==> flow/design.v <==
`timescale 1ns/1ps
module array_mult_top (
    input             clk,
    input      [15:0] a,
    input      [15:0] b,
    output reg [31:0] p
);
    reg  [15:0] a_q, b_q;
    wire [31:0] prod;
    array_multiplier u_mult (
        .in_A(a_q),
        .in_B(b_q),
        .prod_out(prod)
    );
    always @(posedge clk) begin
        a_q <= a;
        b_q <= b;
        p   <= prod;
    end
endmodule

`timescale 1ns/1ps
module array_multiplier (
    input  [15:0] in_A,
    input  [15:0] in_B,
    output [31:0] prod_out
);
    wire [15:0] pp [15:0];   
    genvar i, j;
    generate
        for (i = 0; i < 16; i = i + 1) begin : GEN_PP_ROW
            for (j = 0; j < 16; j = j + 1) begin : GEN_PP_COL
                assign pp[i][j] = in_A[j] & in_B[i];
            end
        end
    endgenerate
    wire [31:0] row_sum [15:0];
    wire [31:0] row_carry [15:0];
    assign row_sum[0]   = {16'b0, pp[0]};
    assign row_carry[0] = 32'b0;
    genvar r;
    generate
        for (r = 1; r < 16; r = r + 1) begin : ADDER_ROWS
            wire [31:0] shifted_pp = { {16 - r{1'b0}}, pp[r], {r{1'b0}} };
            adder32 ADD_STAGE (
                .in_a(row_sum[r-1]),
                .in_b(shifted_pp),
                .cin(1'b0),
                .sum(row_sum[r]),
                .cout(row_carry[r])
            );
        end
    endgenerate
    assign prod_out = row_sum[15];
endmodule
module adder32 (
    input  [31:0] in_a,
    input  [31:0] in_b,
    input         cin,
    output [31:0] sum,
    output        cout
);
    wire [31:0] carry;
    genvar k;
    full_adder FA0 (.a(in_a[0]), .b(in_b[0]), .cin(cin), .sum(sum[0]), .cout(carry[0]));
    generate
        for (k = 1; k < 32; k = k + 1) begin : FA_CHAIN
            full_adder FAi (.a(in_a[k]), .b(in_b[k]), .cin(carry[k-1]), .sum(sum[k]), .cout(carry[k]));
        end
    endgenerate
    assign cout = carry[31];
endmodule
module full_adder (
    input  a,
    input  b,
    input  cin,
    output sum,
    output cout
);
    assign sum  = a ^ b ^ cin;
    assign cout = (a & b) | (b & cin) | (a & cin);
endmodule
# Step by step through the tools: array_mult_top
# Tool output for the design above, in the order of the flow.
# Lines are those of the file above, counted from 1.
# Operators carry their Yosys type and port widths (W data, S select, Z words).
# Cell names lack the library's common part.
# The mark n/a stands for no value.
[inputs] top_module="array_mult_top" clk_port="clk" lib="sky130hd" pvt_corner="tt_025C_1v80"

# Word-level counts
# Yosys after proc, flatten, opt, wreduce and memory -nomap, before mapping. Enables and synchronous resets that opt folds into registers are not counted as muxes. Memory bits, and registers merged into a memory's read port (data or address), are not among the register bits. Print and check cells are not counted. Equal cells are merged and count once.
[bits] n_memories=0 clocked_rd_ports_x_width=0 ram_bits=0 in_bits=33 romBits=0 regBits=64 elab_cells=1859 latchBits=0
[classes] compare=0 div=0 shifts=0 eq_ne=0 reduce_and_logical=0 n_logic=1856 addsub=0 n_mux=0 n_mul=0
[op_table] cell="$and A1 B1 Y1" count=944
[op_table] cell="$xor A1 B1 Y1" count=464
[op_table] cell="$or A1 B1 Y1" count=448

# Logic depth
# Depth = most cells in a row (Yosys ltp): at word level without a register or memory, in the mapped netlist without a sequential cell, where the memories' decode and read muxes count.
[depth] depth_word=116 abc_area=0 mapped_depth=80 ltp_nobuf=79

# Mapped cells and area
# Source: synth_stat.txt of the flow (Yosys; design flattened, memories mapped). It holds for the ABC_AREA given above (unset counts as 0); a run with the other value may have another netlist.
[synth_totals] sequential_area_mm2=0.0012812 cells=680 flip_flops=64 yosys_area_mm2=0.0081528
[types] type="fa_1" count=224
[types] type="and2_1" count=211
[types] type="dfxtp_1" count=64
[types] type="inv_1" count=88
[types] type="buf_6" count=21
[types] type="ha_1" count=16
[types] type="nand2_1" count=32
[types] type="and2_2" count=13
[types] type="buf_4" count=11
# By module: a second synthesis without flattening, with its own total; a netlist apart from the flattened one above.
[hier_totals] hier_cells=833 hier_area_mm2=0.0127923
# Rows give one instance, submodules left out.
[modules] mod="full_adder" seq_area_mm2=0 mod_area_mm2=0.00002 instances=480 n_cells=1
[modules] mod="array_multiplier" seq_area_mm2=0 mod_area_mm2=0.0019018 instances=1 n_cells=289
[modules] mod="array_mult_top" seq_area_mm2=0.0012812 mod_area_mm2=0.0012812 instances=1 n_cells=64
[modules] mod="adder32" seq_area_mm2=0 mod_area_mm2=0 instances=15 n_cells=0

# Timing after synthesis
# OpenSTA on the mapped netlist: ideal clock, no wires. The path of least setup slack (recovery checks aside). Input and output delay are each 20% of the period. Register names are those of the netlist, which keeps one name where synthesis merged equal registers.
[synth_timing] path_kind="flip-flop to flip-flop" start="register b_q[0]" end="register p[30]" driving_pins=55 delay_ns=19.434 path_slack_ns=0.566 tclk_ns=20.0 n_path_buf=1 required_ns=19.943 arrival_time_ns=19.377 setup_time_ns=0.057 period_less_setup_slack_ns=19.434
# "delay_ns" = arrival - input delay + setup time.
# "driving_pins" counts driving pins, that of a launching flip-flop among them; a cell with two outputs on the path counts twice.
# "period_less_setup_slack_ns" = period - worst setup slack (recovery checks aside). The figure is calculated, with input and output delays left at 20% of the set period.
# The rows between start and end are the longest chain of elaborated cells between them; the timing report does not say that the signal goes this way. Where chains are equally long, one stands for them.
# Each line given opens the expression or statement behind the cell; cells for indexed reads and writes are added by Yosys, which also makes memories of some case tables.
[synth_via] path_cell_list="dfxtp_1 > buf_6 > and2_1 > ha_1 > inv_1 > fa_1 > fa_1 > inv_1 > fa_1 > fa_1 > fa_1 > fa_1 > fa_1 > fa_1 > fa_1 > fa_1 > fa_1 > fa_1 > [... 19 more ...] > fa_1 > fa_1 > fa_1 > fa_1 > fa_1 > fa_1 > fa_1 > fa_1 > fa_1 > fa_1 > fa_1 > fa_1 > fa_1 > fa_1 > fa_1 > inv_1 > fa_1 > inv_1" elab_chain_len=114 cells_between=1567
[synth_rtl] item="from (decl)" line=8 source="reg  [15:0] a_q, b_q;"
[synth_rtl] item="from (assign)" line=17 source="b_q <= b;"
[synth_rtl] item="$and A1 B1 Y1" line=33 source="assign pp[i][j] = in_A[j] & in_B[i];"
[synth_rtl] item="$and A1 B1 Y1 (2 in a row)" line=81 source="assign cout = (a & b) | (b & cin) | (a & cin);"
[synth_rtl] item="$or A1 B1 Y1 (2 in a row)" line=81
[synth_rtl] item="$and A1 B1 Y1" line=81
[synth_rtl] item="$or A1 B1 Y1 (2 in a row)" line=81
[synth_rtl] item="$and A1 B1 Y1" line=81
[synth_rtl] item="$or A1 B1 Y1 (2 in a row)" line=81
[synth_rtl] item="[... 93 more ...]"
[synth_rtl] item="$and A1 B1 Y1" line=81
[synth_rtl] item="$or A1 B1 Y1 (2 in a row)" line=81
[synth_rtl] item="$and A1 B1 Y1" line=81
[synth_rtl] item="$or A1 B1 Y1 (2 in a row)" line=81
[synth_rtl] item="$and A1 B1 Y1" line=81
[synth_rtl] item="$or A1 B1 Y1 (2 in a row)" line=81
[synth_rtl] item="$xor A1 B1 Y1" line=80 source="assign sum  = a ^ b ^ cin;"
[synth_rtl] item="to (assign)" line=18 source="p   <= prod;"
[synth_rtl] item="to (decl)" line=6 source="output reg [31:0] p"

# Path in the finished layout
# From the final timing report of stored run 1: the path of least setup slack in the routed layout; clock arrival at registers is part of the times.
[layout_timing] path_kind="flip-flop to flip-flop" start="register b_q[1]" end="register p[30]" n_path_buf=0 arrival_time_ns=19.00 required_ns=11.31 driving_pins=52 path_slack_ns=-7.70 setup_time_ns=0.05 tclk_ns=11.0
# The rows between start and end are the longest chain of elaborated cells between them; the timing report does not say that the signal goes this way. Where chains are equally long, one stands for them.
[layout_via] path_cell_list="dfxtp_4 > and2_4 > ha_4 > inv_2 > fa_2 > fa_2 > inv_2 > fa_1 > fa_2 > fa_2 > fa_2 > fa_2 > fa_2 > fa_2 > fa_1 > fa_2 > fa_1 > inv_2 > [... 16 more ...] > fa_2 > fa_2 > fa_2 > fa_2 > fa_2 > fa_2 > fa_2 > fa_2 > fa_2 > fa_2 > fa_2 > fa_2 > fa_2 > fa_2 > fa_2 > inv_2 > fa_1 > inv_1" elab_chain_len=114 cells_between=1568
[layout_rtl] item="from (decl)" line=8 source="reg  [15:0] a_q, b_q;"
[layout_rtl] item="from (assign)" line=17 source="b_q <= b;"
[layout_rtl] item="$and A1 B1 Y1" line=33 source="assign pp[i][j] = in_A[j] & in_B[i];"
[layout_rtl] item="$and A1 B1 Y1 (2 in a row)" line=81 source="assign cout = (a & b) | (b & cin) | (a & cin);"
[layout_rtl] item="$or A1 B1 Y1 (2 in a row)" line=81
[layout_rtl] item="$and A1 B1 Y1" line=81
[layout_rtl] item="$or A1 B1 Y1 (2 in a row)" line=81
[layout_rtl] item="$and A1 B1 Y1" line=81
[layout_rtl] item="$or A1 B1 Y1 (2 in a row)" line=81
[layout_rtl] item="[... 93 more ...]"
[layout_rtl] item="$and A1 B1 Y1" line=81
[layout_rtl] item="$or A1 B1 Y1 (2 in a row)" line=81
[layout_rtl] item="$and A1 B1 Y1" line=81
[layout_rtl] item="$or A1 B1 Y1 (2 in a row)" line=81
[layout_rtl] item="$and A1 B1 Y1" line=81
[layout_rtl] item="$or A1 B1 Y1 (2 in a row)" line=81
[layout_rtl] item="$xor A1 B1 Y1" line=80 source="assign sum  = a ^ b ^ cin;"
[layout_rtl] item="to (assign)" line=18 source="p   <= prod;"
[layout_rtl] item="to (decl)" line=6 source="output reg [31:0] p"

# Module array_mult_top, platform sky130hd: 5 stored runs of the flow (Yosys, OpenROAD) with differing settings, in no particular order. Input and output delays are each 20% of the period that was set; the output load is 0.01 pF.
# "clock_period_reached_ns": clock period set for the run, less the worst setup slack. It is reckoned from that one timing run; input and output delays stay at 20% of the period that was set.
run="stored run 1" settings CELL_PAD_IN_SITES_GLOBAL_PLACEMENT=0 CORE_MARGIN=8 CORE_UTILIZATION=22 CTS_CLUSTER_DIAMETER=173 GPL_ROUTABILITY_DRIVEN=0 MAX_ROUTING_LAYER="met4" MIN_ROUTING_LAYER="met1" PLACE_DENSITY_LB_ADDON=0.08 SETUP_SLACK_MARGIN=-1.09 period_ns=11.0 CAP_MARGIN=20 SLEW_MARGIN=20
run="stored run 1" results synth_chip_area_mm2=0.0081528 die_area_mm2=0.0434743 utilization_pct=28.0 timing.setup.ws_ns=-7.699 setupTns_ns=-88.304 ws_hold_ns=0.591 clock_period_reached_ns=18.699
run="stored run 2" settings CELL_PAD_IN_SITES_DETAIL_PLACEMENT=2 CELL_PAD_IN_SITES_GLOBAL_PLACEMENT=1 CORE_UTILIZATION=40 CTS_CLUSTER_SIZE=65 MAX_ROUTING_LAYER="met4" PLACE_DENSITY=0.6 SLEW_MARGIN=5 period_ns=20.0 CAP_MARGIN=20 CORE_MARGIN=2
run="stored run 2" results synth_chip_area_mm2=0.0081528 die_area_mm2=0.02154 utilization_pct=47.2 timing.setup.ws_ns=0.390 setupTns_ns=0.000 ws_hold_ns=0.606 clock_period_reached_ns=19.610
run="stored run 3" settings CELL_PAD_IN_SITES_DETAIL_PLACEMENT=1 CORE_MARGIN=4 CORE_UTILIZATION=30 CTS_CLUSTER_DIAMETER=399 PLACE_DENSITY_LB_ADDON=0.04 SETUP_SLACK_MARGIN=3.27 SLEW_MARGIN=25 TNS_END_PERCENT=90 period_ns=15.5 CAP_MARGIN=20
run="stored run 3" results synth_chip_area_mm2=0.0081528 die_area_mm2=0.0298771 utilization_pct=37.0 timing.setup.ws_ns=-3.368 setupTns_ns=-20.538 ws_hold_ns=0.657 clock_period_reached_ns=18.868
run="stored run 4" settings CORE_UTILIZATION=40 PLACE_DENSITY=0.6 period_ns=19.6 CAP_MARGIN=20 CORE_MARGIN=2 SLEW_MARGIN=20
run="stored run 4" results synth_chip_area_mm2=0.0081528 die_area_mm2=0.02154 utilization_pct=47.6 timing.setup.ws_ns=0.383 setupTns_ns=0.000 ws_hold_ns=0.513 clock_period_reached_ns=19.217
run="stored run 5" settings ABC_AREA=1 CAP_MARGIN=35 CELL_PAD_IN_SITES_DETAIL_PLACEMENT=2 CELL_PAD_IN_SITES_GLOBAL_PLACEMENT=3 CORE_UTILIZATION=40 CTS_CLUSTER_SIZE=98 MAX_ROUTING_LAYER="met4" PLACE_DENSITY=0.56 SETUP_SLACK_MARGIN=0.73 SLEW_MARGIN=40 period_ns=20.0 CORE_MARGIN=2
run="stored run 5" results synth_chip_area_mm2=0.008811 die_area_mm2=0.0232303 utilization_pct=45.9 timing.setup.ws_ns=0.717 setupTns_ns=0.000 ws_hold_ns=0.549 clock_period_reached_ns=19.283
